==> flow/design.v <==
parameter ADD     = 4'b0000;
parameter SUB     = 4'b0001;
parameter AND     = 4'b0010;
parameter OR      = 4'b0011;
parameter XOR     = 4'b0100;
parameter NOT     = 4'b0101;
parameter MOV     = 4'b0110;
parameter NOP     = 4'b0111;
parameter LOAD    = 4'b1000;
parameter STORE   = 4'b1001;
parameter LOAD_IM = 4'b1010;
parameter BRN_Z   = 4'b1011;
parameter BRN_N   = 4'b1100;
parameter BRN_O   = 4'b1101;
parameter BRN     = 4'b1110;
module ALU  #(parameter N = 8) (
    input logic clk, arstn, rst, en,
    input logic [2:0] OP, 
    input logic signed [N-1:0] A, 
    input logic signed [N-1:0] B, 
    output logic  [2:0] ONZ,
    output logic signed [N-1:0] Result 
);
logic [2:0] temp_ONZ;
logic signed [N-1:0] temp_result;
always_comb begin
    logic Overflow;
    Overflow = 1'b0;
    case (OP)
        3'b000: begin  
            {Overflow, temp_result} = A + B;
            temp_ONZ[2] = Overflow ^ temp_result[N-1];
            temp_ONZ[1] = temp_result[N-1];
            temp_ONZ[0] = &(~temp_result);
        end
        3'b001: begin  
            {Overflow, temp_result} = A - B;
            temp_ONZ[2] = Overflow ^ temp_result[N-1];
            temp_ONZ[1] = temp_result[N-1];
            temp_ONZ[0] = &(~temp_result);
        end
        3'b010: begin  
            temp_result = A & B;
            temp_ONZ[2] = 0;
            temp_ONZ[1] = temp_result[N-1];
            temp_ONZ[0] = &(~temp_result);
        end
        3'b011: begin  
            temp_result = A | B;
            temp_ONZ[2] = 0;
            temp_ONZ[1] = temp_result[N-1];
            temp_ONZ[0] = &(~temp_result);
        end
        3'b100 : begin  
            temp_result = A ^ B;
            temp_ONZ[2] = 0;
            temp_ONZ[1] = temp_result[N-1];
            temp_ONZ[0] = &(~temp_result);
            end
        3'b101 : begin  
            {Overflow, temp_result} = A + 1;
            temp_ONZ[2] = Overflow ^ temp_result[N-1];
            temp_ONZ[1] = temp_result[N-1];
            temp_ONZ[0] = &(~temp_result);
            end
        3'b110 : begin  
            temp_result = A;
            temp_ONZ[2] = 0;
            temp_ONZ[1] = temp_result[N-1];
            temp_ONZ[0] = &(~temp_result);      
            end
        3'b111 : begin  
            temp_result = B;
            temp_ONZ[2] = 0;
            temp_ONZ[1] = temp_result[N-1];
            temp_ONZ[0] = &(~temp_result);
            end
        default: begin
            temp_ONZ = 3'h0;
            temp_result = 0;
        end
    endcase
end
always_ff @(posedge clk or negedge arstn) begin
    if (!arstn) begin
        Result <= 0;
    end
    else begin
        Result <= temp_result;
    end
end
always_ff @(posedge clk or negedge arstn) begin
    if (!arstn) begin
        ONZ <= 0;
    end 
    else if (rst) begin
        ONZ <= 0;
    end 
    else if (en) begin
        ONZ <= temp_ONZ;
    end
end
endmodule
module RF  #(parameter N = 8, parameter addressBits = 2) ( 
    input logic clk,
    input logic rst_n,
    input logic selectDestinationA,
    input logic selectDestinationB,
    input logic [1:0] selectSource,
    input logic [addressBits-1:0] writeAddress,
    input logic write_en,
    input logic [addressBits-1:0] readAddressA,
    input logic [addressBits-1:0] readAddressB,
    input logic [N-1:0] A, 
    input logic [N-1:0] B, 
    input logic [N-1:0] C, 
    output logic [N-1:0] destination1A,
    output logic [N-1:0] destination2A,
    output logic [N-1:0] destination1B,
    output logic [N-1:0] destination2B
);
    logic [N-1:0] mem [(2**addressBits)-1:0];
    logic [N-1:0] sourceData;
    logic [N-1:0] readA, readB;
    always_ff @(posedge clk, negedge rst_n) begin
        if(!rst_n) begin
            for(int i = 0; i < 2**addressBits; i++) begin
                if (i == 1) begin
                    mem[i] <= -1;
                end else begin
                    mem[i] <= 0;
                end
            end
        end else begin
            for(int i = 0; i < 2**addressBits; i++) begin
                if(write_en && writeAddress == i) begin
                    mem[i] <= sourceData;
                end
            end
        end
    end
    always_comb begin
        case (selectSource)
            2'b00: sourceData = A;
            2'b01: sourceData = B;
            2'b10: sourceData = C;
            default: sourceData = 0;
        endcase
        readA = 0;
        readB = 0;
        for(int i = 0; i < 2**addressBits; i++) begin
            if(readAddressA == i) begin
                readA = mem[i];
            end
            if(readAddressB == i) begin
                readB = mem[i];
            end
        end
        if(selectDestinationA) begin
            destination1A = 0;
            destination2A = readA;
        end else begin
            destination1A = readA;
            destination2A = 0;
        end
        if(selectDestinationB) begin
            destination1B = 0;
            destination2B = readB;
        end else begin
            destination1B = readB;
            destination2B = 0;
        end
    end
endmodule
module FSM #(
  parameter M = 4,  
  parameter N = 4,  
  parameter P = 6   
) (
  input  logic clk,
  input  logic rst_n,
  output logic ov_warning,
  output logic [  1:0] select_source,
  output logic [M-1:0] write_address,
  output logic             write_en,
  output logic [M-1:0] read_address_A, read_address_B,
  output logic select_destination_A, select_destination_B,
  output logic [N-1:0] immediate_value,
  output logic [2:0] OP,
  output logic       s_rst,
  input  logic [2:0] ONZ,
  output logic enable,
  input  logic [4+2*M-1:0] instruction_in,
  output logic              en_read_instr,
  output logic [P-1:0] read_address_instr,
  output logic SRAM_readEnable,
  output logic SRAM_writeEnable
);
parameter ADD     = 4'b0000;
parameter SUB     = 4'b0001;
parameter AND     = 4'b0010;
parameter OR      = 4'b0011;
parameter XOR     = 4'b0100;
parameter NOT     = 4'b0101;
parameter MOV     = 4'b0110;
parameter NOP     = 4'b0111;
parameter LOAD    = 4'b1000;
parameter STORE   = 4'b1001;
parameter LOAD_IM = 4'b1010;
parameter BRN_Z   = 4'b1011;
parameter BRN_N   = 4'b1100;
parameter BRN_O   = 4'b1101;
parameter BRN     = 4'b1110;
enum logic [1:0] { idle = 2'b11, fetch = 2'b00, decode = 2'b01, execute= 2'b10} state, next;
logic [  P-1:0] PC     ;
logic [  P-1:0] PC_next;
logic           ov     ;
logic           ov_reg ;
logic [2*M-1:0] offset ;
logic [3:0]       instruction_code;
logic [M-1:0]     ra, rb;
logic [2:0]       ONZ_next, ONZ_reg;
logic [4+2*M-1:0] instruction_next, instruction_reg;
assign ov_warning = ov_reg;
always @(posedge clk, negedge rst_n) begin
  if (!rst_n) begin
    state <= idle;
  end else begin
    state <= next;
  end
end
always_comb begin
  case (state)
    idle:    next = ov_reg ? idle : fetch;
    fetch:   next = decode;
    decode:  next = execute;
    execute: next = ov ? idle : fetch;
    default: next = idle;
  endcase
end
always_comb begin
  instruction_code     = 0;
  read_address_instr   = PC;
  en_read_instr        = 0;
  enable               = 0;
  read_address_A       = 0;
  read_address_B       = 0;
  OP                   = 0;
  select_destination_A = 0;
  select_destination_B = 0;
  SRAM_readEnable      = 0;
  SRAM_writeEnable     = 0;
  select_source        = 0;
  immediate_value      = 0;
  write_address        = 0;
  write_en             = 0;
  s_rst                = 0;
  PC_next              = PC;
  ONZ_next             = 0;
  ov                   = ov_reg;
  offset               = 1;
  ra                   = 0;
  rb                   = 0;
  instruction_next     = instruction_reg;
  case (state)
    idle: begin
      select_source        = 2'b00;
      write_address        = 0;
      write_en             = 1'b0;
      read_address_A       = 0;    
      read_address_B       = 0;
      select_destination_A = 1'b0;
      select_destination_B = 1'b0;
      immediate_value      = 0;
      OP                   = 3'b000;
      s_rst                = 1'b0;
      enable               = 1'b0;
      en_read_instr        = 1'b0;
      read_address_instr   = PC;
      offset               = 1;
      SRAM_readEnable      = 1'b0;
      SRAM_writeEnable     = 1'b0;
    end
    fetch: begin
      select_source        = 2'b00;
      write_address        = 0;
      write_en             = 1'b0;
      read_address_A       = 0;    
      read_address_B       = 0;
      select_destination_A = 1'b0;
      select_destination_B = 1'b0;
      immediate_value      = 0;
      OP                   = 3'b000;
      s_rst                = 1'b0;
      enable               = 1'b0;
      en_read_instr        = 1'b1;
      read_address_instr   = PC;
    end
    decode: begin 
      ONZ_next         = ONZ;
      instruction_next = instruction_in;
      instruction_code = instruction_in[4+2*M-1:2*M];
      ra               = instruction_in[2*M-1 : M];
      rb               = instruction_in[M-1:0];
      case (instruction_code)
        ADD, SUB, AND, OR, XOR     : begin
          read_address_A       = ra;    
          read_address_B       = rb;
          OP                   = instruction_code[2:0];
          enable               = 1'b1;
        end
        NOT     : begin
          read_address_A       = 1;    
          read_address_B       = rb;
          OP                   = 3'b100;
          enable               = 1'b1;
        end
        MOV     : begin
          read_address_A       = ra;    
          read_address_B       = rb;
          OP                   = 3'b111;
          enable               = 1'b1;
        end
        NOP     : begin
        end
        LOAD    : begin
          read_address_A       = ra;    
          read_address_B       = rb;
          select_destination_A = 1'b1;
          select_destination_B = 1'b1;
          SRAM_readEnable      = 1'b1;
        end
        STORE   : begin
          read_address_A       = rb;    
          read_address_B       = ra;
          select_destination_A = 1'b1;
          select_destination_B = 1'b1;
          SRAM_writeEnable     = 1'b1;
        end
        LOAD_IM : begin
          select_source        = 2'b10;
          write_address        = ra;
          write_en             = 1'b1;
          immediate_value      = $signed(rb);
        end
        BRN_Z, BRN_N, BRN_O, BRN : begin
          s_rst                = 1'b1;
        end
      endcase
    end
    execute: begin
      instruction_code = instruction_reg[4+2*M-1:2*M];
      ra               = instruction_reg[2*M-1 : M];
      rb               = instruction_reg[M-1:0];
      case (instruction_code)
        ADD, SUB, AND, OR, XOR, NOT, MOV: begin
          select_source        = 2'b00;
          write_address        = ra;
          write_en             = 1'b1;
          enable               = 1'b0;
          {ov,PC_next}         = PC+1;          
        end
        NOP     : begin
          {ov,PC_next}         = PC+1; 
        end
        LOAD    : begin
          select_source        = 2'b01;
          write_address        = ra;
          write_en             = 1'b1;
          {ov,PC_next}         = PC+1;
        end
        STORE   : begin
          {ov,PC_next}         = PC+1;
        end
        LOAD_IM : begin
          {ov,PC_next}         = PC+1;
        end
        BRN_Z   : begin
          s_rst = 0;
          if(ONZ_reg[0] == 1) 
            offset  = {ra, rb};
          else 
            offset = 1;
          if (offset[2*M-1]==1) begin
            {ov,PC_next} = PC - offset[2*M-2:0];
          end else begin
            {ov,PC_next} = PC + offset[2*M-2:0];
          end
        end
        BRN_N : begin
          s_rst = 0;
          if(ONZ_reg[1] == 1) 
            offset  = {ra, rb};
          else 
            offset = 1;
          if (offset[2*M-1]==1) begin
            {ov,PC_next} = PC - offset[2*M-2:0];
          end else begin
            {ov,PC_next} = PC + offset[2*M-2:0];
          end
        end
        BRN_O   : begin
          s_rst = 0;
          if(ONZ_reg[2] == 1) 
            offset  = {ra, rb};
          else 
            offset = 1;
          if (offset[2*M-1]==1) begin
            {ov,PC_next} = PC - offset[2*M-2:0];
          end else begin
            {ov,PC_next} = PC + offset[2*M-2:0];
          end
        end
        BRN     : begin
          s_rst  = 0;
          offset = {ra, rb};
          if (offset[2*M-1]==1) begin
            {ov,PC_next} = PC - offset[2*M-2:0];
          end else begin
            {ov,PC_next} = PC + offset[2*M-2:0];
          end
        end
      endcase
    end
  endcase
end
always_ff @(posedge clk, negedge rst_n) begin
  if (!rst_n) begin
    instruction_reg <= 0;
    ONZ_reg         <= 0;
    ov_reg          <= 0;
    PC              <= 0;
  end else begin
    instruction_reg <= instruction_next;
    ONZ_reg         <= ONZ_next;
    ov_reg          <= ov;
    PC              <= PC_next;
  end
end
endmodule
module microprocessor #(parameter N = 8, ROM_addressBits = 6, RF_addressBits = 3) (
  input  logic                           clk             ,
  input  logic                           rst_n           ,
  input  logic [ 3+2*(RF_addressBits):0] ROM_data        ,
  input  logic [                  N-1:0] SRAM_data       ,
  output logic                           overflowPC      ,
  output logic                           ROM_readEnable  ,
  output logic                           SRAM_readEnable ,
  output logic                           SRAM_writeEnable,
  output logic [    ROM_addressBits-1:0] ROM_address     ,
  output logic [(2**RF_addressBits)-1:0] SRAM_address    ,
  output logic [                  N-1:0] SRAM_data_in
);
  logic RF_selectDestA, RF_selectDestB, RF_writeEnable;
  logic [1:0] RF_selectSource;
  logic [RF_addressBits-1:0] RF_writeAddress, RF_readAddressA, RF_readAddressB;
  logic [N-1:0] RF_AluRes, RF_Im, RF_destAluA, RF_destAluB;
  RF #(.N(N), .addressBits(RF_addressBits)) rf (
    clk,
    rst_n,
    RF_selectDestA,
    RF_selectDestB,
    RF_selectSource,
    RF_writeAddress,
    RF_writeEnable,
    RF_readAddressA,
    RF_readAddressB,
    RF_AluRes, SRAM_data, RF_Im,
    RF_destAluA, SRAM_data_in, RF_destAluB, SRAM_address);
  logic ALU_rst, ALU_en;
  logic [2:0] ALU_OP, ALU_ONZ;
  ALU #(N) alu (
    clk,
    rst_n,
    ALU_rst,
    ALU_en,
    ALU_OP,
    RF_destAluA,
    RF_destAluB,
    ALU_ONZ,
    RF_AluRes
  );
  FSM #(.N(N), .M(RF_addressBits), .P(ROM_addressBits)) fsm (
    clk,
    rst_n,
    overflowPC,
    RF_selectSource,
    RF_writeAddress,
    RF_writeEnable,
    RF_readAddressA,
    RF_readAddressB,
    RF_selectDestA,
    RF_selectDestB,
    RF_Im,
    ALU_OP,
    ALU_rst,
    ALU_ONZ,
    ALU_en,
    ROM_data,
    ROM_readEnable,
    ROM_address,
    SRAM_readEnable,
    SRAM_writeEnable
  );
endmodule
Tool chain data of microprocessor. Module microprocessor before and after one edit of its RTL, step after step. "before" refers to lines of the RTL above, "after" to lines of the edited file. "change" is "after" less "before", of the values as shown; "relative change" is that difference over "before", in percent. Operators: Yosys type, input widths -> output width; for muxes data width and select width s. Cell names lack the library's common part. The mark -- stands for no value.

Design top: microprocessor. Clock input: clk. Library: sky130hd. Library corner: tt_025C_1v80.

Diff. Unified diff, file above to edited file. A script made this edit. It changes what the design does and was not meant as an optimisation.

```diff
@@ -449,7 +449,9 @@
   output logic                           SRAM_writeEnable,
   output logic [    ROM_addressBits-1:0] ROM_address     ,
-  output logic [(2**RF_addressBits)-1:0] SRAM_address    ,
+  output logic [(2**RF_addressBits)-1:0] SRAM_address_pin    ,
   output logic [                  N-1:0] SRAM_data_in
 );
+  logic [(2**RF_addressBits)-1:0] SRAM_address;
+  always @(posedge clk) SRAM_address_pin <= SRAM_address;
   logic RF_selectDestA, RF_selectDestB, RF_writeEnable;
   logic [1:0] RF_selectSource;
```

Elaborated design. Counts by Yosys on the flattened word-level netlist (proc, flatten, opt, wreduce). Print and check cells are left out. Cells with the same type and inputs are merged into one.

Operators by class: add/sub/neg operators (before 12, after 12, change 0, relative change 0.00%); equal/unequal tests (before 61, after 61, change 0, relative change 0.00%); mux-type cells (before 78, after 77, change -1, relative change -1.28%); bitwise operators (before 15, after 15, change 0, relative change 0.00%); reductions and logical operators (before 40, after 40, change 0, relative change 0.00%).

Operators with widths: $mux 8 (before 21, after 20, change -1, relative change -4.76%).

Operator kinds equal on both sides are left out: 55.

Storage and ports: register bits (before 97, after 105, change +8, relative change +8.25%); input port bits (before 20, after 20, change 0, relative change 0.00%); output and inout port bits (before 26, after 26, change 0, relative change 0.00%); cells after elaboration (before 221, after 221, change 0, relative change 0.00%).

Logic depth. Depth = most cells in a row (Yosys ltp): at word level without a register or memory, in the mapped netlist without a sequential cell, where the memories' decode and read muxes count.

Depth: depth in word-level cells (before 20, after 20, change 0, relative change 0.00%); ABC_AREA (before 0, after 0); mapped depth (before 25, after 26, change +1, relative change +4.00%); depth with buffers taken out (before 21, after 23, change +2, relative change +9.52%).

Synthesis result. Source: synth_stat.txt of the flow (Yosys; design flattened, memories mapped). It holds for the ABC_AREA given above (unset counts as 0); a run with the other value may have another netlist.

Cells by type: o21ai_0 (before 112, after 94, change -18, relative change -16.07%); clkbuf_1 (before 35, after 50, change +15, relative change +42.86%); o22ai_1 (before 22, after 8, change -14, relative change -63.64%); nor3_1 (before 18, after 27, change +9, relative change +50.00%); buf_2 (before 15, after 6, change -9, relative change -60.00%); a221oi_1 (before 1, after 10, change +9, relative change +900.00%); nor2_1 (before 96, after 104, change +8, relative change +8.33%); dfxtp_1 (before 0, after 8, change +8); or3_1 (before 5, after 12, change +7, relative change +140.00%); a222oi_1 (before 1, after 8, change +7, relative change +700.00%); nand2_1 (before 154, after 160, change +6, relative change +3.90%); a32oi_1 (before 10, after 4, change -6, relative change -60.00%); mux2i_1 (before 10, after 16, change +6, relative change +60.00%); nand4_1 (before 10, after 4, change -6, relative change -60.00%); or2_2 (before 4, after 10, change +6, relative change +150.00%); nor4_1 (before 3, after 9, change +6, relative change +200.00%); xnor2_1 (before 21, after 16, change -5, relative change -23.81%); a22oi_1 (before 13, after 8, change -5, relative change -38.46%).

Cell types equal on both sides are left out: 15. The list need not be complete.

Mapped netlist: cells in the netlist (before 1103, after 1113, change +10, relative change +0.91%); mapped area (sq mm) (before 0.0085482, after 0.0086546, change +0.0001064, relative change +1.24%); sequential area (sq mm) (before 0.0024886, after 0.0026488, change +0.0001602, relative change +6.44%); flip-flop cells (before 99, after 107, change +8, relative change +8.08%); buffer cells (before 61, after 62, change +1, relative change +1.64%).

The figures by module come from a second, unflattened synthesis with its own total; it is not the netlist above.

Unflattened totals: cells (unflattened synthesis) (before 1103, after 1111, change +8, relative change +0.73%); area (unflattened synthesis) (sq mm) (before 0.0091988, after 0.009359, change +0.0001602, relative change +1.74%).

Each row is one instance without its submodules.

By module, before: RF (instances 1, cells 438, area 0.0040113 sq mm, sequential area 0.0016115 sq mm); FSM (instances 1, cells 378, area 0.0029366 sq mm, sequential area 0.0006018 sq mm); ALU #(N=8) (instances 1, cells 287, area 0.0022509 sq mm, sequential area 0.0002753 sq mm); microprocessor (instances 1, cells 0, area 0 sq mm, sequential area 0 sq mm).

By module, after: RF (instances 1, cells 438, area 0.0040113 sq mm, sequential area 0.0016115 sq mm); FSM (instances 1, cells 378, area 0.0029366 sq mm, sequential area 0.0006018 sq mm); ALU #(N=8) (instances 1, cells 287, area 0.0022509 sq mm, sequential area 0.0002753 sq mm); microprocessor (instances 1, cells 8, area 0.0001602 sq mm, sequential area 0.0001602 sq mm).

Worst setup path after synthesis. Path of least setup slack by OpenSTA after synthesis, without wires, with an ideal clock, recovery checks aside; 20% of the period is set as input and as output delay. Where synthesis merged equal registers, the netlist keeps one of their names.

Timing after synthesis: path type (before input to register, after input to register); start (before input ROM_data[7], after input ROM_data[8]); end (before register alu.ONZ[0], after register alu.ONZ[0]); clock period (ps) (before 6000, after 6000, change 0, relative change 0.00%); external input delay (ps) (before 1200, after 1200, change 0, relative change 0.00%); setup time (ps) (before 103, after 69, change -34); time at the first pin (ps) (before 1200, after 1200, change 0, relative change 0.00%); arrival time (ps) (before 5107, after 5918, change +811, relative change +15.88%); data required time (ps) (before 5897, after 5931, change +34, relative change +0.58%); setup slack (ps) (before 790, after 13, change -777); path delay (ps) (before 4010, after 4787, change +777, relative change +19.38%); stages (before 23, after 22, change -1, relative change -4.35%); buffers on the path (before 3, after 4, change +1, relative change +33.33%); synthesis period reached (ps) (before 5210, after 5987, change +777, relative change +14.91%).

"path delay" = arrival - input delay + setup time. "stages" counts driving pins, that of a launching flip-flop among them; a cell with two outputs on the path counts twice. "synthesis period reached" = period - worst setup slack (recovery checks aside). The figure is calculated, with input and output delays left at 20% of the set period. Between the ends stands the longest chain of elaborated cells between them, by number of cells; it is not shown to be the way that was timed. Of several equally long chains one is given. A line is the first line of the expression or statement that the cell stems from. Yosys adds cells for indexed reads and writes and turns some case tables into memories. A register here has more assigning lines than the two given.

On the way, after synthesis, before:
Path through: buf_4 o21ai_2 a2bb2o_1 a22o_1 clkbuf_1 and3_1 buf_2 nand2_1 nor2_1 a311oi_1 and2_1 ha_1 inv_1 fa_1 nor2b_1 o21ai_0 a21oi_1 o31ai_1 a21boi_0 or4_1 o21ai_0 a22oi_1 o41ai_2. For length of the longest elaborated chain the number is 20. The figure for elaborated cells between the ends (all ways) is 99. RTL lines with such cells: 23. Those cells by class: add/sub: 3; eq/ne: 33; mux: 33; logic: 11; reduce/logical: 19.

Ends and longest elaborated chain, after synthesis, before: from (decl) (line 444) `input  logic [ 3+2*(RF_addressBits):0] ROM_data        ,`; $eq 4x4->1 (line 305) `case (instruction_code)`; $reduce_or 7->1; $pmux 3 s3 (line 305); $pmux 3 s2 (line 265) `case (state)`; $logic_not 3->1 (line 152) `if(readAddressA == i) begin`; $mux 8 (8 in a row) (line 152); $mux 8 (line 159) `if(selectDestinationA) begin`; $add 8x2->9 (line 61) `{Overflow, temp_result} = A + 1;`; $not 8->8 (line 64) `temp_ONZ[0] = &(~temp_result);`; $reduce_and 8->1 (line 64); $pmux 1 s8 (line 29) `case (OP)`; $mux 3 (line 99) `else if (en) begin`; $mux 3 (line 96) `else if (rst) begin`; to (assign) (line 97) `ONZ <= 0;`; to (assign) (line 100) `ONZ <= temp_ONZ;`; to (decl) (line 21) `output logic  [2:0] ONZ,`.

On the way, after synthesis, after:
Path through: buf_2 nor2b_1 a211o_1 a22oi_1 buf_2 and2_1 clkbuf_1 nor2b_1 a221oi_1 or2_2 ha_1 clkbuf_1 inv_1 a21oi_1 o21bai_1 a21oi_1 o21a_1 nor2_1 a311o_2 xnor2_1 or4_1 nand3_1. For length of the longest elaborated chain the number is 20. The figure for elaborated cells between the ends (all ways) is 99. RTL lines with such cells: 23. Those cells by class: add/sub: 3; eq/ne: 33; mux: 33; logic: 11; reduce/logical: 19.

Ends and longest elaborated chain, after synthesis, after: from (decl) (line 444) `input  logic [ 3+2*(RF_addressBits):0] ROM_data        ,`; $eq 4x4->1 (line 305) `case (instruction_code)`; $reduce_or 7->1; $pmux 3 s3 (line 305); $pmux 3 s2 (line 265) `case (state)`; $logic_not 3->1 (line 152) `if(readAddressA == i) begin`; $mux 8 (8 in a row) (line 152); $mux 8 (line 159) `if(selectDestinationA) begin`; $add 8x2->9 (line 61) `{Overflow, temp_result} = A + 1;`; $not 8->8 (line 64) `temp_ONZ[0] = &(~temp_result);`; $reduce_and 8->1 (line 64); $pmux 1 s8 (line 29) `case (OP)`; $mux 3 (line 99) `else if (en) begin`; $mux 3 (line 96) `else if (rst) begin`; to (assign) (line 97) `ONZ <= 0;`; to (assign) (line 100) `ONZ <= temp_ONZ;`; to (decl) (line 21) `output logic  [2:0] ONZ,`.

Worst path after layout. Path of least setup slack in the final report of the runs of set A (OpenROAD, finished layout, wires in). Where an end is a register, its clock arrival counts in the times. The report prints the path's times to 10 ps; the period is as set.

Timing after layout: path type (before input to output, after input to output); start (before input ROM_data[9], after input ROM_data[4]); end (before output SRAM_data_in[7], after output SRAM_data_in[5]); clock period (ps) (before 5850, after 5850, change 0, relative change 0.00%); external input delay (ps) (before 1170, after 1170, change 0, relative change 0.00%); external output delay (ps) (before 1170, after 1170, change 0, relative change 0.00%); time at the first pin (ps) (before 1170, after 1170, change 0, relative change 0.00%); arrival time (ps) (before 4550, after 4260, change -290, relative change -6.37%); data required time (ps) (before 4680, after 4680, change 0, relative change 0.00%); setup slack (ps) (before 130, after 420, change +290); stages (before 12, after 11, change -1, relative change -8.33%); buffers on the path (before 6, after 4, change -2, relative change -33.33%).

Between the ends stands the longest chain of elaborated cells between them, by number of cells; it is not shown to be the way that was timed. Of several equally long chains one is given.

On the way, after layout, before:
Path through: clkdlybuf4s50_1 buf_4 a2bb2o_1 a22o_2 o31ai_2 buf_4 buf_4 a32oi_1 a311oi_1 buf_4 and2_1 clkdlybuf4s50_1. For length of the longest elaborated chain the number is 14. The figure for elaborated cells between the ends (all ways) is 32. RTL lines with such cells: 4. Those cells by class: eq/ne: 15; mux: 13; reduce/logical: 4.

Ends and longest elaborated chain, after layout, before: from (decl) (line 444) `input  logic [ 3+2*(RF_addressBits):0] ROM_data        ,`; $eq 4x4->1 (line 305) `case (instruction_code)`; $reduce_or 7->1; $pmux 3 s3 (line 305); $pmux 3 s2 (line 265) `case (state)`; $logic_not 3->1 (line 152) `if(readAddressA == i) begin`; $mux 8 (8 in a row) (line 152); $mux 8 (line 159) `if(selectDestinationA) begin`; to (decl) (line 452) `output logic [                  N-1:0] SRAM_data_in`.

On the way, after layout, after:
Path through: clkdlybuf4s50_1 a32oi_4 buf_4 mux2i_1 o21ai_0 a222oi_1 a21oi_1 a221oi_1 buf_4 nor2_1 clkdlybuf4s50_1. For length of the longest elaborated chain the number is 12. The figure for elaborated cells between the ends (all ways) is 19. RTL lines with such cells: 4. Those cells by class: eq/ne: 7; mux: 11; reduce/logical: 1.

Ends and longest elaborated chain, after layout, after: from (decl) (line 444) `input  logic [ 3+2*(RF_addressBits):0] ROM_data        ,`; $pmux 3 s3 (line 305) `case (instruction_code)`; $pmux 3 s2 (line 265) `case (state)`; $logic_not 3->1 (line 152) `if(readAddressA == i) begin`; $mux 8 (8 in a row) (line 152); $mux 8 (line 159) `if(selectDestinationA) begin`; to (decl) (line 452) `output logic [                  N-1:0] SRAM_data_in`.

Flow runs. Runs of the flow (Yosys, OpenROAD) on both versions; the two runs of a pair have the same settings. The constraints put input and output delay at 20% of the set period each and load the outputs with 0.01 pF.

Flow settings, set A:
CORE_UTILIZATION: 40. The figure for period_ns is 5.85. The figure for CAP_MARGIN is 20. CORE_MARGIN: 2. Under SLEW_MARGIN stands 20.

Measured results, set A: chip area after synthesis (Yosys) (sq mm) (before 0.0085482, after 0.0086546, change +0.0001064, relative change +1.24%); die footprint (sq mm) (before 0.0225555, after 0.0228297, change +0.0002742, relative change +1.22%); area of the standard cells in the finished layout (sq mm) (before 0.0101835, after 0.0103875, change +0.0002040, relative change +2.00%); utilization (before 0.484, after 0.491, change +0.007); worst setup slack after layout (ps) (before 126, after 420, change +294); lowest hold slack (ps) (before 440, after 494, change +54); overall power (uW) (before 2551, after 2479, change -72, relative change -2.82%); clock period reached (ps) (before 5724, after 5430, change -294, relative change -5.14%).

Flow settings, set B:
CORE_UTILIZATION: 31. Under GPL_ROUTABILITY_DRIVEN stands 0. Under GPL_TIMING_DRIVEN stands 0. Under PLACE_DENSITY_LB_ADDON stands 0.04. Under SLEW_MARGIN stands 30. For TNS_END_PERCENT the number is 70. The figure for period_ns is 6.2. The figure for CAP_MARGIN is 20. CORE_MARGIN: 2.

Measured results, set B: chip area after synthesis (Yosys) (sq mm) (before 0.0085482, after 0.0086546, change +0.0001064, relative change +1.24%); die footprint (sq mm) (before 0.0289187, after 0.0292701, change +0.0003514, relative change +1.22%); area of the standard cells in the finished layout (sq mm) (before 0.0098732, after 0.0102135, change +0.0003403, relative change +3.45%); utilization (before 0.365, after 0.37, change +0.005); worst setup slack after layout (ps) (before 152, after 309, change +157); lowest hold slack (ps) (before 436, after 484, change +48); overall power (uW) (before 2363, after 2293, change -70, relative change -2.96%); clock period reached (ps) (before 6048, after 5891, change -157, relative change -2.60%).

"clock period reached" means the clock period less the worst setup slack. The figure is calculated, with input and output delays left at 20% of the set period. By "overall power" is meant OpenSTA's value without simulated activity: inputs other than the clock are taken to toggle once in ten clock periods, and the tool carries that through the logic.
